==> flow/design.v <==
module ULA_LCD(clk, rst, rs, rw, en, dados, SOMA, SUBT, MULT, IGUAL, A, B, sinalA, sinalB);
	input [7:0] A;
	input [7:0] B;
	input sinalA;
	input sinalB;
	input SOMA;
	input SUBT;
	input MULT;
	input IGUAL;
	output en;
	output rw;
	output rs;
	output [7:0] dados;
	input clk;
	input rst;
	reg rs;
	reg rw;
	reg en;
	reg [7:0] dados;
	reg [21:0] c45;
	reg [21:0] c5;
	reg [21:0] c25;
	integer c1;
	reg flag45;
	reg flag5;
	reg flag2meio;
	reg [9:0] est2;
	reg flagbt1;
	reg flagbt2;
	reg flagbt3;
	reg flagbt4;
	reg flag_rst;
	reg [31:0] estado;
	reg subest;
	reg [5:0] charPos;
	reg [1:0] operacao;
	reg menos;
	reg [7:0] Alinha;
	reg [7:0] Blinha;
	reg menosA;
	reg menosB;
	reg menosR;
	parameter T45 = 2250, T5 = 250, T25 = 125;
	parameter clear = 1, opSOMA=1, opSUBT=2, opMULT=3, opIGUAL=4, skipLn=192, WAIT=10, WRITE=11, DEFAULT=6;
	reg [21:0] n45, n5, n25;
	reg nf45, nf5, nf25;
	always @(posedge clk) begin
		n45 = c45; n5 = c5; n25 = c25;
		nf45 = flag45; nf5 = flag5; nf25 = flag2meio;
    	if(flag_rst) begin
        	n45 = 0;
        	n25 = 0;
        	n5 = 0;
        	nf5 = 0;
        	nf45 = 0;
        	nf25 = 0;
    	end
    	if(n45 == T45) begin
            	n45 = 0;
            	nf45 = 1;
    	end
    	else if (n45 < T45) begin
        	n45 = n45+1;
    	end
    	if(n5 == T5) begin
        	n5 = 0;
        	nf5 = 1;
    	end
    	else if (n5 < T5) begin
        	n5 = n5 + 1;
    	end
    	if(n25 == T25) begin
			n25 = 0;
			nf25 = 1;
		end
		else if(n25 < T25) begin
			n25 = n25 + 1;
		end
		if(rst) begin
			c45 <= 0; c5 <= 0; c25 <= 0;
			flag45 <= 0; flag5 <= 0; flag2meio <= 0;
		end
		else begin
			c45 <= n45; c5 <= n5; c25 <= n25;
			flag45 <= nf45; flag5 <= nf5; flag2meio <= nf25;
		end
	end
	always @(posedge clk) begin
	if(rst) begin
		rs <= 0;
		rw <= 0;
		en <= 0;
		dados <= 0;
		c1 = 0;
		est2 <= 0;
		flagbt1 = 0;
		flagbt2 = 0;
		flagbt3 = 0;
		flagbt4 = 0;
		flag_rst <= 0;
		estado <= 0;
		subest = 0;
		charPos <= 0;
		operacao = 0;
		menos = 0;
		Alinha = 0;
		Blinha = 0;
		menosA <= 0;
		menosB <= 0;
	end
	else begin
    	case(estado)
			0: begin
				if(flag45) begin
					estado <= 1;
					subest <= 0;
				end
				else begin
					rs <= 0;
					rw <= 0;
					en <= 0;
				end
			end
        	1: begin
   			 if(subest == 0) begin
   				 en <= 0;
   				 subest <= 1;
   				 flag_rst <= 1;
   			 end
   			 else if(subest == 1) begin
   				 if(flag5) begin
   					 c1 = c1+1;
   					 rs <= 0;
   					 rw <= 0;
   					 en <= 1;
   					 dados <= 8'b00111000;
   					 flag_rst <= 1;
   					 subest = 0;
   					 estado <= 20;
   					 est2 <= 1;
   				 end
   				 else begin
   					 en <= 0;
   					 flag_rst <= 0;
   				 end
   				 if(c1 == 4) begin
   					 flag_rst <= 1;
   					 estado <= 20;
   					 subest <= 0;
   					 est2 <= 2;
   				 end
   			 end
        	end
        	20: begin
				en <= 1;
				if(subest == 0) begin
					subest <= 1;
					flag_rst <= 1;
				end
				else if(subest == 1) begin
					if(flag2meio) begin
						estado <= est2;
						subest <= 0;
					end
					else begin
						flag_rst <= 0;
					end
				end
			end
        	2: begin
   			 if(subest == 0) begin
   				 en <= 0;
   				 subest <= 1;
   				 flag_rst <= 1;
   			 end
   			 else if(subest == 1) begin  	
				if(flag5) begin
					 rs <= 0;
					 rw <= 0;
					 en <= 1;
					 dados <= 8'b00001100;
					 flag_rst <= 1;
					 subest <= 0;
					 estado <= 20;
					 est2 <= 3;	
				end
				else flag_rst <= 0; 
   			 end
        	end
        	3: begin
   			 if(subest == 0) begin
   				 en <= 0;
   				 subest <= 1;
   				 flag_rst <= 1;
   			 end
   			 if(subest == 1) begin
   				 if(flag5) begin
   					 dados <= 1;
   					 flag_rst <= 1;
   					 subest <= 0;
   					 estado <= 20;
   					 est2 <= 4;
   				 end
   				 else begin
   					 en <= 0;
   					 flag_rst <= 0;
   				 end
   			 end
        	end
        	4: begin
				 if(subest == 0) begin
					 en <= 0;
					 subest <= 1;
					 flag_rst <= 1;
				 end
				 if(subest == 1) begin
					 if(flag5) begin
						 rs <= 1'b0;
						 rw <= 1'b0;
						 en <= 1'b1;
						 dados <= 8'b0000110;
						 flag_rst <= 1;
						 subest <= 0;
						 estado <= 20;
						 est2 <= 5;
					 end
					 else begin
						 en <= 0;
						 flag_rst <= 0;
					 end
				 end
        	end
        	5: begin
				if(subest == 0) begin
					dados <= 0;
					 en <= 0;
					 subest <= 1;
					 flag_rst <= 1;
				 end
				 if(subest == 1) begin
					 if(flag5) begin
						 subest <= 0;
						 estado <= 6; 
					 end
					 else begin
						 en <= 0;
						 flag_rst <= 0;
					 end
				 end
			end
			6: begin
				en <= 0;
				if(!SOMA & !flagbt1) begin
					flagbt1 = 1;
				end
				else if(SOMA & flagbt1) begin
					subest <= 0;
					estado <= 9;
					charPos <= 20;
					flagbt1 <= 0;
					flag_rst <= 1;
					menosA <= 1;
					menosB <= 1;
					operacao = opSOMA;
				end
				if(!SUBT & !flagbt2) begin
					flagbt2 = 1;
				end
				else if(SUBT & flagbt2) begin
					subest <= 0;
					estado <= 17;
					charPos <= 20;
					flag_rst <= 1;
					flagbt2 <= 0;
					menosA <= 1;
					menosB <= 1;
					operacao = opSUBT;
				end
				if(!MULT & !flagbt3) begin
					flagbt3 = 1;
				end
				else if(MULT & flagbt3) begin
					subest <= 0;
					estado <= 25;
					flagbt3 = 0;
					flag_rst <= 1;
					operacao = opMULT;
					menosA <= 1;
					menosB <= 1;
					charPos <= 20;
				end
				if(!IGUAL & !flagbt4) begin
					flagbt4 = 1;
				end
				else if(IGUAL & flagbt4) begin
					charPos <= 0;
					subest <= 0;
					estado <= 15;
					flagbt4 = 0;
				end
			end
			9: begin
				if(subest == 0) begin
					subest <= 1;
					flag_rst <= 1;
				end
				else if(subest == 1) begin
					if(flag5) begin
						rs <= 0;
						rw <= 0;
						en <= 1;
						dados <= 1;
						subest <= 0;
						flag_rst <= 1;
						estado <= 20;
						est2 <= 10;
					end
					else begin
						flag_rst <= 0;
						en <= 0;
					end
				end
			end
        	10: begin
				en <= 0;
				if(subest == 0) begin
					subest <= 1;
					flag_rst <= 1;
				end
				else if(subest == 1) begin
					if(flag5) begin
						subest <= 0;
						flag_rst <= 1;
						estado <= 11;
					end
					else begin
						flag_rst <= 0;
					end
				end
   			end
   			11: begin
				if (charPos == 20) begin
					rs <= 0;
					rw <= 0;
					en <= 1;
					dados <= 1;
					charPos <= 0;
					estado <= 20;
					est2 <= 10;
					subest <= 0;
				end	
				else if(charPos == 0) begin
					if(sinalA & menosA) begin
						rs <= 1;
						rw <= 0;
						en <= 1;
						dados <= 45;
						estado <= 20;
						est2 <= 10;
						subest <= 0;
						menosA <= 0;
					end
					else begin 
						rs <= 1;
						rw <= 0;
						en <= 1;
						dados <= ((A/100) + 48);
						charPos <= 1;
						estado <= 20;
						est2 <= 10;
						subest <= 0;
					end
				end
				else if(charPos == 1) begin
					rs <= 1;
					rw <= 0;
					en <= 1;
					dados <= (((A/10)%10) + 48);
					charPos <= 2;
					estado <= 20;
					est2 <= 10;
					subest <= 0;
				end
				else if(charPos == 2) begin
					rs <= 1;
					rw <= 0;
					en <= 1;
					dados <= ((A%10) + 48);
					charPos <= 3;
					estado <= 20;
					est2 <= 10;
					subest <= 0;
				end
				else if(charPos == 3) begin
					rs <= 1;
					rw <= 0;
					en <= 1;
					dados <= 32;
					charPos <= 4;
					estado <= 20;
					est2 <= 10;
					subest <= 0;
				end
				else if(charPos == 4) begin
					rs <= 1;
					rw <= 0;
					en <= 1;
					dados <= 43;
					charPos <= 5;
					estado <= 20;
					est2 <= 10;
					subest <= 0;
				end
				else if(charPos == 5) begin
					rs <= 1;
					rw <= 0;
					en <= 1;
					dados <= 32;
					charPos <= 6;
					estado <= 20;
					est2 <= 10;
					subest <= 0;
				end
				else if(charPos == 6) begin
					if(sinalB & menosB) begin
						rs <= 1;
						rw <= 0;
						en <= 1;
						dados <= 45;
						estado <= 20;
						est2 <= 10;
						subest <= 0;
						menosB <= 0;
					end
					else begin
						rs <= 1;
						rw <= 0;
						en <= 1;
						dados <= ((B/100) + 48);
						charPos <= 7;
						estado <= 20;
						est2 <= 10;
						subest <= 0;
					end
				end
				else if(charPos == 7) begin
					rs <= 1;
					rw <= 0;
					en <= 1;
					dados <= ((B/10)%10 + 48);
					charPos <= 8;
					estado <= 20;
					est2 <= 10;
					subest <= 0;
				end
				else if(charPos == 8) begin
					rs <= 1;
					rw <= 0;
					en <= 1;
					dados <= ((B%10) + 48);
					charPos <= 9;
					estado <= 20;
					est2 <= 10;
					subest <= 0;
				end
				else if(charPos == 9) begin
					rs <= 1;
					rw <= 0;
					en <= 1;
					dados <= 32;
					charPos <= 10;
					estado <= 20;
					est2 <= 10;
					subest <= 0;
				end
				else if(charPos == 10) begin
					rs <= 1;
					rw <= 0;
					en <= 1;
					dados <= 32;
					charPos <= 11;
					estado <= 20;
					est2 <= 10;
					subest <= 0;
				end
				else if(charPos == 11) begin
					rs <= 1;
					rw <= 0;
					en <= 1;
					dados <= 32;
					charPos <= 12;
					estado <= 20;
					est2 <= 10;
					subest <= 0;
				end
				else if(charPos == 12) begin
					rs <= 1;
					rw <= 0;
					en <= 1;
					dados <= 32;
					charPos <= 13;
					estado <= 20;
					est2 <= 10;
					subest <= 0;
				end
				else if(charPos == 13) begin
					rs <= 1;
					rw <= 0;
					en <= 1;
					dados <= 32;
					charPos <= 14;
					estado <= 20;
					est2 <= 10;
					subest <= 0;
				end
				else if(charPos == 14) begin
					rs <= 1;
					rw <= 0;
					en <= 1;
					dados <= 32;
					charPos <= 15;
					estado <= 20;
					est2 <= 10;
					subest <= 0;
				end
				else if(charPos == 15) begin
					rs <= 1;
					rw <= 0;
					en <= 1;
					dados <= 32;
					charPos <= 17;
					estado <= 20;
					est2 <= 10;
					subest <= 0;
				end
				else if(charPos == 17) begin
					en <= 0;
					estado <= 20;
					est2 <= 10;
					charPos <= 18;
					subest <= 0;
				end
				else if(charPos == 18) begin
					estado <= 6;
					subest <= 0;
				end
			end
   			15: begin
				Alinha = A;
				Blinha = B;
				if(operacao == opSOMA) begin
					if(sinalA & !sinalB) begin
						operacao = opSUBT;
						if(A > B) begin
							menos = 1;
						end
						else begin
							menos = 0;
							Alinha = B;
							Blinha = A;
						end
					end
					else if(!sinalA & sinalB) begin
						operacao = opSUBT;
						if(B > A) begin
							menos = 1;
							Alinha = B;
							Blinha = A;
						end
						else menos = 0;
					end
					else if(sinalA & sinalB) begin
						if(A>0 & B>0) menos = 1;
						else menos = 0;
					end
					else menos = 0;
				end
				else if(operacao == opSUBT) begin
					if(sinalA & !sinalB) begin
						operacao = opSOMA;
						if(A>0 & B>0) menos = 1;
						else menos = 0;
					end
					else if(!sinalA & sinalB) begin
						operacao = opSOMA;
						menos = 0;
					end
					else if(sinalA & sinalB) begin
						if(A > B) begin
							menos = 1;
						end
						else begin
							menos = 0;
							Alinha = B;
							Blinha = A;
						end
					end
					else begin
						if(B > A) begin
							menos = 1;
							Alinha = B;
							Blinha = A;
						end
						else menos = 0;
					end
				end
				case(operacao) 
					opSOMA: begin
						if(subest == 0) begin
							en <= 0;
							subest <= 1;
							flag_rst <= 1;
						end
						else if(subest == 1) begin
							if(flag5) begin
								rs <= 0;
								rw <= 0;
								en <= 1;
								subest <= 0;
								estado <= 20;
								est2 <= 13;
								dados <= 8'b11000000;
							end
							else begin
								flag_rst <= 0;
								en <= 0;
							end
						end
					end
					opSUBT: begin
						if(subest == 0) begin
							en <= 0;
							subest <= 1;
							flag_rst <= 1;
						end
						else if(subest == 1) begin
							if(flag5) begin
								rs <= 0;
								rw <= 0;
								en <= 1;
								subest <= 0;
								estado <= 20;
								est2 <= 18;
								dados <= 8'b11000000;
							end
							else begin
								flag_rst <= 0;
								en <= 0;
							end
						end
					end
					opMULT: begin
						if(subest == 0) begin
							en <= 0;
							subest <= 1;
							flag_rst <= 1;
						end
						else if(subest == 1) begin
							if(flag5) begin
								rs <= 0;
								rw <= 0;
								en <= 1;
								subest <= 0;
								estado <= 20;
								est2 <= 21;
								dados <= 8'b11000000;
								if(sinalA & !sinalB || !sinalA & sinalB) begin
									if(A>0 & B>0) menos = 1;
									else menos = 0;
								end
								else begin
									menos = 0;
								end
							end
							else begin
								flag_rst <= 0;
								en <= 0;
							end
						end
					end
				endcase		
			end
			13: begin
				if(subest == 0) begin
					en <= 0;
					subest <= 1;
					flag_rst <= 1;
				end
				else if(subest == 1) begin
					if(flag5) begin
						subest <= 0;
						estado <= 14;
					end
					else begin
						flag_rst <= 0;
						en <= 0;
					end
				end
			end
			14: begin
				if(subest == 0) begin
					en <= 0;
					subest <= 1;
					flag_rst <= 1;
				end
				else if(subest == 1) begin
					if(flag5) begin
						if(charPos == 0) begin
							subest <= 0;
							estado <= 20;
							est2 <= 13;
							charPos <= 1;
						end
						else if(charPos == 1) begin
							if(menos) begin
								menos = 0;
								rs <= 1;
								rw <= 0;
								en <= 1;
								dados <= 45;
								estado <= 20;
								est2 <= 13;
								subest <= 0;
							end
							else begin
								rs <= 1;
								rw <= 0;
								en <= 1;
								dados <= ((A+B)/100 + 48);
								subest <= 0;
								charPos <= 2;
								estado <= 20;
								est2 <= 13;
							end
						end
						else if(charPos == 2) begin
							rs <= 1;
							rw <= 0;
							en <= 1;
							dados <= ((((A+B)/10)%10) + 48);
							subest <= 0;
							charPos <= 3;
							estado <= 20;
							est2 <= 13;
						end
						else if(charPos == 3) begin
							rs <= 1;
							rw <= 0;
							en <= 1;
							dados <= (((A+B)%10) + 48);
							subest <= 0;
							charPos <= 4;
							estado <= 20;
							est2 <= 13;
						end
						else if(charPos == 4) begin
							rs <= 1;
							rw <= 0;
							en <= 1;
							dados <= 32;
							subest <= 0;
							charPos <= 5;
							estado <= 20;
							est2 <= 13;
						end
						else if(charPos == 5) begin
							subest <= 0;
							estado <= 20;
							est2 <= 6;
						end
					end
					else begin
						flag_rst <= 0;
						en <= 0;
					end
				end
			end
			16: begin
				en <= 0;
				if(subest == 0) begin
					subest <= 1;
					flag_rst <= 1;
				end
				else if(subest == 1) begin
					if(flag5) begin
						subest <= 0;
						flag_rst <= 1;
						estado <= 17;
					end
					else begin
						flag_rst <= 0;
					end
				end
			end
			17: begin
				if (charPos == 20) begin
					rs <= 0;
					rw <= 0;
					en <= 1;
					dados <= 1;
					charPos <= 0;
					estado <= 20;
					est2 <= 16;
					subest <= 0;
				end	
				else if(charPos == 0) begin
					if(sinalA & menosA) begin
						rs <= 1;
						rw <= 0;
						en <= 1;
						dados <= 45;
						estado <= 20;
						est2 <= 16;
						subest <= 0;
						menosA <= 0;
					end
					else begin 
						rs <= 1;
						rw <= 0;
						en <= 1;
						dados <= ((A/100) + 48);
						charPos <= 1;
						estado <= 20;
						est2 <= 16;
						subest <= 0;
					end
				end
				else if(charPos == 1) begin
					rs <= 1;
					rw <= 0;
					en <= 1;
					dados <= (((A/10)%10) + 48);
					charPos <= 2;
					estado <= 20;
					est2 <= 16;
					subest <= 0;
				end
				else if(charPos == 2) begin
					rs <= 1;
					rw <= 0;
					en <= 1;
					dados <= ((A%10) + 48);
					charPos <= 3;
					estado <= 20;
					est2 <= 16;
					subest <= 0;
				end
				else if(charPos == 3) begin
					rs <= 1;
					rw <= 0;
					en <= 1;
					dados <= 32;
					charPos <= 4;
					estado <= 20;
					est2 <= 16;
					subest <= 0;
				end
				else if(charPos == 4) begin
					rs <= 1;
					rw <= 0;
					en <= 1;
					dados <= 45;
					charPos <= 5;
					estado <= 20;
					est2 <= 16;
					subest <= 0;
				end
				else if(charPos == 5) begin
					rs <= 1;
					rw <= 0;
					en <= 1;
					dados <= 32;
					charPos <= 6;
					estado <= 20;
					est2 <= 16;
					subest <= 0;
				end
				else if(charPos == 6) begin
					if(sinalB & menosB) begin
						rs <= 1;
						rw <= 0;
						en <= 1;
						dados <= 45;
						estado <= 20;
						est2 <= 16;
						subest <= 0;
						menosB <= 0;
					end
					else begin 
						rs <= 1;
						rw <= 0;
						en <= 1;
						dados <= ((B/100) + 48);
						charPos <= 7;
						estado <= 20;
						est2 <= 16;
						subest <= 0;
					end
				end
				else if(charPos == 7) begin
					rs <= 1;
					rw <= 0;
					en <= 1;
					dados <= ((B/10)%10 + 48);
					charPos <= 8;
					estado <= 20;
					est2 <= 16;
					subest <= 0;
				end
				else if(charPos == 8) begin
					rs <= 1;
					rw <= 0;
					en <= 1;
					dados <= ((B%10) + 48);
					charPos <= 9;
					estado <= 20;
					est2 <= 16;
					subest <= 0;
				end
				else if(charPos == 9) begin
					rs <= 1;
					rw <= 0;
					en <= 1;
					dados <= 32;
					charPos <= 10;
					estado <= 20;
					est2 <= 16;
					subest <= 0;
				end
				else if(charPos == 10) begin
					rs <= 1;
					rw <= 0;
					en <= 1;
					dados <= 32;
					charPos <= 11;
					estado <= 20;
					est2 <= 16;
					subest <= 0;
				end
				else if(charPos == 11) begin
					rs <= 1;
					rw <= 0;
					en <= 1;
					dados <= 32;
					charPos <= 12;
					estado <= 20;
					est2 <= 16;
					subest <= 0;
				end
				else if(charPos == 12) begin
					rs <= 1;
					rw <= 0;
					en <= 1;
					dados <= 32;
					charPos <= 13;
					estado <= 20;
					est2 <= 16;
					subest <= 0;
				end
				else if(charPos == 13) begin
					rs <= 1;
					rw <= 0;
					en <= 1;
					dados <= 32;
					charPos <= 14;
					estado <= 20;
					est2 <= 16;
					subest <= 0;
				end
				else if(charPos == 14) begin
					rs <= 1;
					rw <= 0;
					en <= 1;
					dados <= 32;
					charPos <= 15;
					estado <= 20;
					est2 <= 16;
					subest <= 0;
				end
				else if(charPos == 15) begin
					rs <= 1;
					rw <= 0;
					en <= 1;
					dados <= 32;
					charPos <= 16;
					estado <= 20;
					est2 <= 16;
					subest <= 0;
				end
				else if(charPos == 16) begin
					en <= 0;
					estado <= 20;
					est2 <= 16;
					charPos <= 17;
					subest <= 0;
				end
				else if(charPos == 17) begin
					estado <= 6;
					subest <= 0;
				end
			end
			18: begin
				if(subest == 0) begin
					en <= 0;
					subest <= 1;
					flag_rst <= 1;
				end
				else if(subest == 1) begin
					if(flag5) begin
						subest <= 0;
						estado <= 19;
					end
					else begin
						flag_rst <= 0;
						en <= 0;
					end
				end
			end
			19: begin
				if(subest == 0) begin
					en <= 0;
					subest <= 1;
					flag_rst <= 1;
				end
				else if(subest == 1) begin
					if(flag5) begin
						if(charPos == 0) begin
							subest <= 0;
							estado <= 20;
							est2 <= 18;
							charPos <= 1;
						end
						else if(charPos == 1) begin
							if(menos) begin
								menos = 0;
								rs <= 1;
								rw <= 0;
								en <= 1;
								dados <= 45;
								estado <= 20;
								est2 <= 18;
								subest <= 0;
							end
							else begin
								rs <= 1;
								rw <= 0;
								en <= 1;
								dados <= ((Alinha-Blinha)/100 + 48);
								subest <= 0;
								charPos <= 2;
								estado <= 20;
								est2 <= 18;
							end
						end
						else if(charPos == 2) begin
							rs <= 1;
							rw <= 0;
							en <= 1;
							dados <= ((((Alinha-Blinha)/10)%10) + 48);
							subest <= 0;
							charPos <= 3;
							estado <= 20;
							est2 <= 18;
						end
						else if(charPos == 3) begin
							rs <= 1;
							rw <= 0;
							en <= 1;
							dados <= (((Alinha-Blinha)%10) + 48);
							subest <= 0;
							charPos <= 4;
							estado <= 20;
							est2 <= 18;
						end
						else if(charPos == 4) begin
							rs <= 1;
							rw <= 0;
							en <= 1;
							dados <= 32;
							subest <= 0;
							charPos <= 5;
							estado <= 20;
							est2 <= 18;
						end
						else if(charPos == 5) begin
							subest <= 0;
							estado <= 20;
							est2 <= 6;
						end
					end
					else begin
						flag_rst <= 0;
						en <= 0;
					end
				end
			end
			21: begin
				if(subest == 0) begin
					en <= 0;
					subest <= 1;
					flag_rst <= 1;
				end
				else if(subest == 1) begin
					if(flag5) begin
						subest <= 0;
						estado <= 22;
					end
					else begin
						flag_rst <= 0;
						en <= 0;
					end
				end
			end
			22: begin
				if(subest == 0) begin
					en <= 0;
					subest <= 1;
					flag_rst <= 1;
				end
				else if(subest == 1) begin
					if(flag5) begin
						if(charPos == 0) begin
							subest <= 0;
							estado <= 20;
							est2 <= 21;
							charPos <= 1;
						end
						else if(charPos == 1) begin
							if(menos) begin
								menos = 0;
								rs <= 1;
								rw <= 0;
								en <= 1;
								dados <= 45;
								estado <= 20;
								est2 <= 21;
								subest <= 0;
							end
							else begin
								rs <= 1;
								rw <= 0;
								en <= 1;
								dados <= ((A*B)/10000 + 48);
								subest <= 0;
								charPos <= 2;
								estado <= 20;
								est2 <= 21;
							end
						end
						else if(charPos == 2) begin
							rs <= 1;
							rw <= 0;
							en <= 1;
							dados <= ((((A*B)/1000)%10) + 48);
							subest <= 0;
							charPos <= 3;
							estado <= 20;
							est2 <= 21;
						end
						else if(charPos == 3) begin
							rs <= 1;
							rw <= 0;
							en <= 1;
							dados <= (((A*B/100)%10) + 48);
							subest <= 0;
							charPos <= 4;
							estado <= 20;
							est2 <= 21;
						end
						else if(charPos == 4) begin
							rs <= 1;
							rw <= 0;
							en <= 1;
							dados <= (((A*B/10)%10) + 48);
							subest <= 0;
							charPos <= 5;
							estado <= 20;
							est2 <= 21;
						end
						else if(charPos == 5) begin
							rs <= 1;
							rw <= 0;
							en <= 1;
							dados <= ((A*B)%10) + 48;
							subest <= 0;
							charPos <= 6;
							estado <= 20;
							est2 <= 21;
						end
						else if(charPos == 6) begin
							rs <= 1;
							rw <= 0;
							en <= 1;
							dados <= 32;
							subest <= 0;
							charPos <= 7;
							estado <= 20;
							est2 <= 21;
						end
						else if(charPos == 7) begin
							subest <= 0;
							estado <= 20;
							est2 <= 6;
						end
					end
					else begin
						flag_rst <= 0;
						en <= 0;
					end
				end
			end
			24: begin
				en <= 0;
				if(subest == 0) begin
					subest <= 1;
					flag_rst <= 1;
				end
				else if(subest == 1) begin
					if(flag5) begin
						subest <= 0;
						flag_rst <= 1;
						estado <= 25;
					end
					else begin
						flag_rst <= 0;
					end
				end
			end
			25: begin
				if (charPos == 20) begin
					rs <= 0;
					rw <= 0;
					en <= 1;
					dados <= 1;
					charPos <= 0;
					estado <= 20;
					est2 <= 24;
					subest <= 0;
				end	
				else if(charPos == 0) begin
					if(sinalA & menosA) begin
						rs <= 1;
						rw <= 0;
						en <= 1;
						dados <= 45;
						estado <= 20;
						est2 <= 24;
						subest <= 0;
						menosA <= 0;
					end
					else begin 
						rs <= 1;
						rw <= 0;
						en <= 1;
						dados <= ((A/100) + 48);
						charPos <= 1;
						estado <= 20;
						est2 <= 24;
						subest <= 0;
					end
				end
				else if(charPos == 1) begin
					rs <= 1;
					rw <= 0;
					en <= 1;
					dados <= (((A/10)%10) + 48);
					charPos <= 2;
					estado <= 20;
					est2 <= 24;
					subest <= 0;
				end
				else if(charPos == 2) begin
					rs <= 1;
					rw <= 0;
					en <= 1;
					dados <= ((A%10) + 48);
					charPos <= 3;
					estado <= 20;
					est2 <=24;
					subest <= 0;
				end
				else if(charPos == 3) begin
					rs <= 1;
					rw <= 0;
					en <= 1;
					dados <= 32;
					charPos <= 4;
					estado <= 20;
					est2 <= 24;
					subest <= 0;
				end
				else if(charPos == 4) begin
					rs <= 1;
					rw <= 0;
					en <= 1;
					dados <= 42;
					charPos <= 5;
					estado <= 20;
					est2 <= 24;
					subest <= 0;
				end
				else if(charPos == 5) begin
					rs <= 1;
					rw <= 0;
					en <= 1;
					dados <= 32;
					charPos <= 6;
					estado <= 20;
					est2 <= 24;
					subest <= 0;
				end
				else if(charPos == 6) begin
					if(sinalB & menosB) begin
						rs <= 1;
						rw <= 0;
						en <= 1;
						dados <= 45;
						estado <= 20;
						est2 <= 24;
						subest <= 0;
						menosB <= 0;
					end
					else begin 
						rs <= 1;
						rw <= 0;
						en <= 1;
						dados <= ((B/100) + 48);
						charPos <= 7;
						estado <= 20;
						est2 <= 24;
						subest <= 0;
					end
				end
				else if(charPos == 7) begin
					rs <= 1;
					rw <= 0;
					en <= 1;
					dados <= ((B/10)%10 + 48);
					charPos <= 8;
					estado <= 20;
					est2 <= 24;
					subest <= 0;
				end
				else if(charPos == 8) begin
					rs <= 1;
					rw <= 0;
					en <= 1;
					dados <= ((B%10) + 48);
					charPos <= 9;
					estado <= 20;
					est2 <= 24;
					subest <= 0;
				end
				else if(charPos == 9) begin
					rs <= 1;
					rw <= 0;
					en <= 1;
					dados <= 32;
					charPos <= 10;
					estado <= 20;
					est2 <= 24;
					subest <= 0;
				end
				else if(charPos == 10) begin
					rs <= 1;
					rw <= 0;
					en <= 1;
					dados <= 32;
					charPos <= 11;
					estado <= 20;
					est2 <= 24;
					subest <= 0;
				end
				else if(charPos == 11) begin
					rs <= 1;
					rw <= 0;
					en <= 1;
					dados <= 32;
					charPos <= 12;
					estado <= 20;
					est2 <= 24;
					subest <= 0;
				end
				else if(charPos == 12) begin
					rs <= 1;
					rw <= 0;
					en <= 1;
					dados <= 32;
					charPos <= 13;
					estado <= 20;
					est2 <= 24;
					subest <= 0;
				end
				else if(charPos == 13) begin
					rs <= 1;
					rw <= 0;
					en <= 1;
					dados <= 32;
					charPos <= 14;
					estado <= 20;
					est2 <= 24;
					subest <= 0;
				end
				else if(charPos == 14) begin
					rs <= 1;
					rw <= 0;
					en <= 1;
					dados <= 32;
					charPos <= 15;
					estado <= 20;
					est2 <= 24;
					subest <= 0;
				end
				else if(charPos == 15) begin
					rs <= 1;
					rw <= 0;
					en <= 1;
					dados <= 32;
					charPos <= 16;
					estado <= 20;
					est2 <= 24;
					subest <= 0;
				end
				else if(charPos == 16) begin
					en <= 0;
					estado <= 20;
					est2 <= 24;
					charPos <= 17;
					subest <= 0;
				end
				else if(charPos == 17) begin
					estado <= 6;
					subest <= 0;
				end
			end
    	endcase
	end
	end
endmodule
# From RTL to reports: ULA_LCD
# Tool output for the design above, in the order of the flow.
# Lines are those of the file above, counted from 1.
# Operators carry their Yosys type and port widths (W data, S select, Z words).
# Not given: -
# design
design	ULA_LCD
clk_port	clk
library	sky130hd
corner	tt_025C_1v80

# Elaborated design
# Counts by Yosys on the flattened word-level netlist (proc, flatten, opt, wreduce; memories kept). Register bits leave out memories and registers merged into their read ports (data or address). Print and check cells are left out.
# word_totals
wordCells	935
reg_bits	187
out_inout_bits	11
input_bits	24
# op_classes
compare	7
mux	636
n_div	24
addsub	23
mul	1
n_logic	14
reduce_logical	65
equal	139
# ops
operator	count
$mux W32	90
$mod A32 B4 Y32 const B	10
$mux W10	96
$mux W8	86
$div A32 B7 Y32 const B	3
$pmux W32 S17	1
$div A32 B14 Y32 const B	1
$div A8 B7 Y32 const B	2
$div A32 B4 Y32 const B	3
$mux W6	63
$div A32 B10 Y32 const B	1
$eq A32 B5 Y1 const B	9
$mux W1	267
$div A8 B4 Y32 const B	2
$mod A8 B4 Y32 const B	2
$eq A32 B4 Y1 const B	7
$add A8 B6 Y8 const B	17
$mux W22	6
$mul A8 B8 Y16	1
$pmux W10 S12	1
$ne A2 B2 Y1 const B	48
$eq A32 B3 Y1 const B	3
$pmux W8 S12	1
$add A22 B1 Y22 const B	3
$eq A32 B2 Y1 const B	2
$ne A19 B19 Y1 const B	3
$reduce_and A28 Y1	2
$eq A6 B4 Y1 const B	8
# Other operator kinds: 69; their cells: 171.

# Logic depth
# Yosys ltp: most cells in a row. Word level: on the elaborated netlist, between registers, memories and ports. Mapped: between sequential cells and ports; inverters and the memories' decode and read muxes count.
# depth
word_depth	21
ABC_AREA	0
ltp_mapped	497
mapped_depth_nobuf	458

# Synthesis result
# The flow's flattened synthesis, as Yosys stat reports it; memories are mapped. The netlist is that of the ABC_AREA named above (0 if unset); the other value can give another one.
# synth_totals
flip_flops	203
n_buf	333
stdcells	8662
sequential_area_mm2	0.0040639
yosys_area_mm2	0.060209
# by_type
cell	count	area_total_um2
sky130_fd_sc_hd__ha_1	514	6.43E+03
sky130_fd_sc_hd__dfxtp_1	203	4.06E+03
sky130_fd_sc_hd__nor2_1	876	3.29E+03
sky130_fd_sc_hd__nand2_1	828	3.11E+03
sky130_fd_sc_hd__a21oi_1	557	2.79E+03
sky130_fd_sc_hd__xnor2_1	296	2.59E+03
sky130_fd_sc_hd__o21ai_0	476	2.38E+03
sky130_fd_sc_hd__nor3_1	443	2.22E+03
sky130_fd_sc_hd__o21a_1	282	2117.03
sky130_fd_sc_hd__o31ai_1	215	1.61E+03
sky130_fd_sc_hd__mux2i_1	149	1491.43
sky130_fd_sc_hd__xor2_1	142	1.24E+03
sky130_fd_sc_hd__nand3_1	242	1.21E+03
sky130_fd_sc_hd__mux2_2	104	1.17E+03
sky130_fd_sc_hd__and2_1	174	1.09E+03
sky130_fd_sc_hd__inv_1	275	1032.24
sky130_fd_sc_hd__a211oi_1	130	975.936
sky130_fd_sc_hd__a21o_1	120	900.864
# Not listed: further types 159, cells in them 2636.

# Worst setup path after synthesis
# OpenSTA on the mapped netlist: ideal clock, no wires. The path of least setup slack (recovery checks aside). Input and output delay are each 20% of the period. Register names are those of the netlist, which keeps one name where synthesis merged equal registers.
# synth_timing
kind	input-to-reg
start	input B[6]
end	register dados[6]
arrival_ns	108.901
path_delay_ns	84.966
setup_ns	0.065
input_delay_ns	24.000
n_path_buf	38
period_ns	120.0
t_first_pin_ns	24.000
required_time_ns	119.935
path_slack_ns	11.034
driving_pins	440
period_less_setup_slack_ns	108.966
# "path_delay_ns" is the arrival time less input delay plus setup time.
# "driving_pins": output pins that drive a net of the path, with the launching flip-flop's if there is one; two outputs of one cell count as two.
# "period_less_setup_slack_ns" is the clock period less the worst setup slack; recovery checks do not enter. This is arithmetic on one report: input and output delays are still those of the set period (20% each).
# The rows between start and end are the longest chain of elaborated cells between them; the timing report does not say that the signal goes this way. Where chains are equally long, one stands for them.
# Each line given opens the expression or statement behind the cell; cells for indexed reads and writes are added by Yosys, which also makes memories of some case tables.
# A register here has more assigning lines than the two given.
# synth_between
cell_sequence	sky130_fd_sc_hd__clkbuf_1 -> sky130_fd_sc_hd__clkbuf_1 -> sky130_fd_sc_hd__and2_1 -> sky130_fd_sc_hd__fa_1 -> sky130_fd_sc_hd__fa_1 -> sky130_fd_sc_hd__fa_1 -> sky130_fd_sc_hd__inv_1 -> sky130_fd_sc_hd__fa_1 -> sky130_fd_sc_hd__inv_1 -> sky130_fd_sc_hd__ha_1 -> sky130_fd_sc_hd__inv_1 -> sky130_fd_sc_hd__o21ai_0 -> sky130_fd_sc_hd__a21oi_1 -> sky130_fd_sc_hd__o21bai_1 -> sky130_fd_sc_hd__a21oi_1 -> sky130_fd_sc_hd__o21bai_1 -> sky130_fd_sc_hd__a21oi_1 -> sky130_fd_sc_hd__xnor2_1 -> [... 404 more ...] -> sky130_fd_sc_hd__buf_6 -> sky130_fd_sc_hd__a2111o_1 -> sky130_fd_sc_hd__a311oi_4 -> sky130_fd_sc_hd__o211ai_1 -> sky130_fd_sc_hd__a21oi_1 -> sky130_fd_sc_hd__nand2_1 -> sky130_fd_sc_hd__o21ai_1 -> sky130_fd_sc_hd__inv_1 -> sky130_fd_sc_hd__ha_1 -> sky130_fd_sc_hd__o21ai_0 -> sky130_fd_sc_hd__nand2_1 -> sky130_fd_sc_hd__ha_1 -> sky130_fd_sc_hd__a311o_1 -> sky130_fd_sc_hd__a221oi_1 -> sky130_fd_sc_hd__o21ai_0 -> sky130_fd_sc_hd__a21oi_1 -> sky130_fd_sc_hd__a21oi_1 -> sky130_fd_sc_hd__nor2_1
elab_chain_cells	13
cells_between	69
classes_between	add/sub: 12; mul: 1; div: 16; mux: 40
# synth_lines
element	line	text
from (decl)	3	input [7:0] B;
$div A8 B4 Y32	1338	dados <= ((B/10)%10 + 48);
$mod A32 B4 Y32	1338
$add A8 B6 Y8	1338
$mux W8	1334	else if(charPos == 7) begin
$mux W8	1312	else if(charPos == 6) begin
$mux W8	1302	else if(charPos == 5) begin
$mux W8	1292	else if(charPos == 4) begin
$mux W8	1282	else if(charPos == 3) begin
$mux W8	1272	else if(charPos == 2) begin
$mux W8	1262	else if(charPos == 1) begin
$mux W8	1240	else if(charPos == 0) begin
$mux W8	1230	if (charPos == 20) begin
$pmux W8 S12	112	case(estado)
to (assign)	367	dados <= ((A/100) + 48);
to (assign)	378	dados <= (((A/10)%10) + 48);
to (decl)	13	output [7:0] dados;

# Worst path after layout
# Path of least setup slack in the final report of job 1 (OpenROAD, finished layout, wires in). Where an end is a register, its clock arrival counts in the times.
# layout_timing
kind	input-to-reg
start	input A[1]
end	register dados[5]
required_time_ns	120.40
period_ns	120.0
t_first_pin_ns	24.00
arrival_ns	109.01
input_delay_ns	24.00
setup_ns	0.14
driving_pins	424
path_slack_ns	11.38
n_path_buf	21
# The rows between start and end are the longest chain of elaborated cells between them; the timing report does not say that the signal goes this way. Where chains are equally long, one stands for them.
# A register here has more assigning lines than the two given.
# layout_between
cell_sequence	sky130_fd_sc_hd__clkdlybuf4s50_1 -> sky130_fd_sc_hd__buf_4 -> sky130_fd_sc_hd__nand2_1 -> sky130_fd_sc_hd__fa_1 -> sky130_fd_sc_hd__inv_1 -> sky130_fd_sc_hd__fa_1 -> sky130_fd_sc_hd__ha_1 -> sky130_fd_sc_hd__inv_1 -> sky130_fd_sc_hd__fa_1 -> sky130_fd_sc_hd__inv_1 -> sky130_fd_sc_hd__ha_1 -> sky130_fd_sc_hd__nor2b_1 -> sky130_fd_sc_hd__o21ai_0 -> sky130_fd_sc_hd__a21boi_0 -> sky130_fd_sc_hd__o21ai_0 -> sky130_fd_sc_hd__a21boi_0 -> sky130_fd_sc_hd__o21ai_0 -> sky130_fd_sc_hd__nand2b_1 -> [... 388 more ...] -> sky130_fd_sc_hd__a2111o_1 -> sky130_fd_sc_hd__o21a_1 -> sky130_fd_sc_hd__a2111o_1 -> sky130_fd_sc_hd__a311oi_4 -> sky130_fd_sc_hd__o211ai_1 -> sky130_fd_sc_hd__a21oi_1 -> sky130_fd_sc_hd__nand2_1 -> sky130_fd_sc_hd__o21ai_1 -> sky130_fd_sc_hd__inv_1 -> sky130_fd_sc_hd__ha_1 -> sky130_fd_sc_hd__o21ai_0 -> sky130_fd_sc_hd__nand2_1 -> sky130_fd_sc_hd__ha_1 -> sky130_fd_sc_hd__o22ai_1 -> sky130_fd_sc_hd__nor4_1 -> sky130_fd_sc_hd__a311oi_1 -> sky130_fd_sc_hd__a211oi_1 -> sky130_fd_sc_hd__a211oi_1
elab_chain_cells	12
cells_between	59
classes_between	add/sub: 12; mul: 1; div: 16; mux: 30
# layout_lines
element	line	text
from (decl)	2	input [7:0] A;
$mul A8 B8 Y16	1174	dados <= (((A*B/10)%10) + 48);
$div A32 B4 Y32	1174
$mod A32 B4 Y32	1174
$add A8 B6 Y8	1174
$mux W8	1170	else if(charPos == 4) begin
$mux W8	1160	else if(charPos == 3) begin
$mux W8	1150	else if(charPos == 2) begin
$mux W8	1128	else if(charPos == 1) begin
$mux W8	1122	if(charPos == 0) begin
$mux W8	1121	if(flag5) begin
$mux W8	1115
$pmux W8 S12	112	case(estado)
to (assign)	367	dados <= ((A/100) + 48);
to (assign)	378	dados <= (((A/10)%10) + 48);
to (decl)	13	output [7:0] dados;

# Measured results for ULA_LCD: 6 stored runs of the Yosys and OpenROAD flow on sky130hd. The settings differ; the order carries no meaning. The constraints put input and output delay at 20% of the set period each and load the outputs with 0.01 pF.
# "achieved_clock_period_ns": clock period set for the run, less the worst setup slack. It is reckoned from that one timing run; input and output delays stay at 20% of the period that was set.
# "worstPathTime_ns" = time allowed to the worst setup path (clock period - input delay - output delay, where it has them) - its slack; a late launch clock adds to it, a late capture clock takes from it.
# A setting shown as -- is not set for that run.
run	CELL_PAD_IN_SITES_DETAIL_PLACEMENT	CELL_PAD_IN_SITES_GLOBAL_PLACEMENT	CORE_MARGIN	CORE_UTILIZATION	CTS_CLUSTER_SIZE	HOLD_SLACK_MARGIN	MIN_ROUTING_LAYER	SETUP_SLACK_MARGIN	SLEW_MARGIN	period_ns	CAP_MARGIN	ABC_AREA	CTS_CLUSTER_DIAMETER	PLACE_DENSITY_LB_ADDON	TNS_END_PERCENT	GPL_ROUTABILITY_DRIVEN	MAX_ROUTING_LAYER	post_synth_area_mm2	ws_hold_ns	achieved_clock_period_ns	ws_setup_ns	fin_util_pct	setup_tns_ns	total_die_area_mm2	worstPathTime_ns	critical_path_kind
job 1	0	1	6	33	16	0.03	met1	5.0	30	120.0	20	--	--	--	--	--	--	0.060209	0.459	108.615	11.385	35.7	0.000	0.192848	84.62	input-to-reg
job 2	--	--	2	40	--	-0.03	--	--	0	120.0	20	1	355	0.05	95	--	--	0.0674297	0.423	97.569	22.431	42.2	0.000	0.171872	73.57	input-to-reg
job 3	--	0	2	20	61	--	--	--	20	204.0	20	1	--	0.26	--	--	--	0.0674297	0.421	114.914	89.086	21.8	0.000	0.34181	74.11	input-to-reg
job 4	2	3	7	28	61	--	--	5.0	20	126.0	35	--	--	0.05	--	0	met5	0.060209	0.459	114.009	11.991	30.7	0.000	0.228212	88.81	input-to-reg
job 5	--	--	2	40	--	--	--	--	20	103.0	20	--	--	--	--	--	--	0.060209	0.461	97.755	5.245	44.2	0.000	0.15364	77.16	input-to-reg
job 6	--	--	2	40	--	--	--	--	20	114.0	20	--	--	--	--	--	--	0.060209	0.456	107.066	6.934	42.8	0.000	0.15364	84.27	input-to-reg
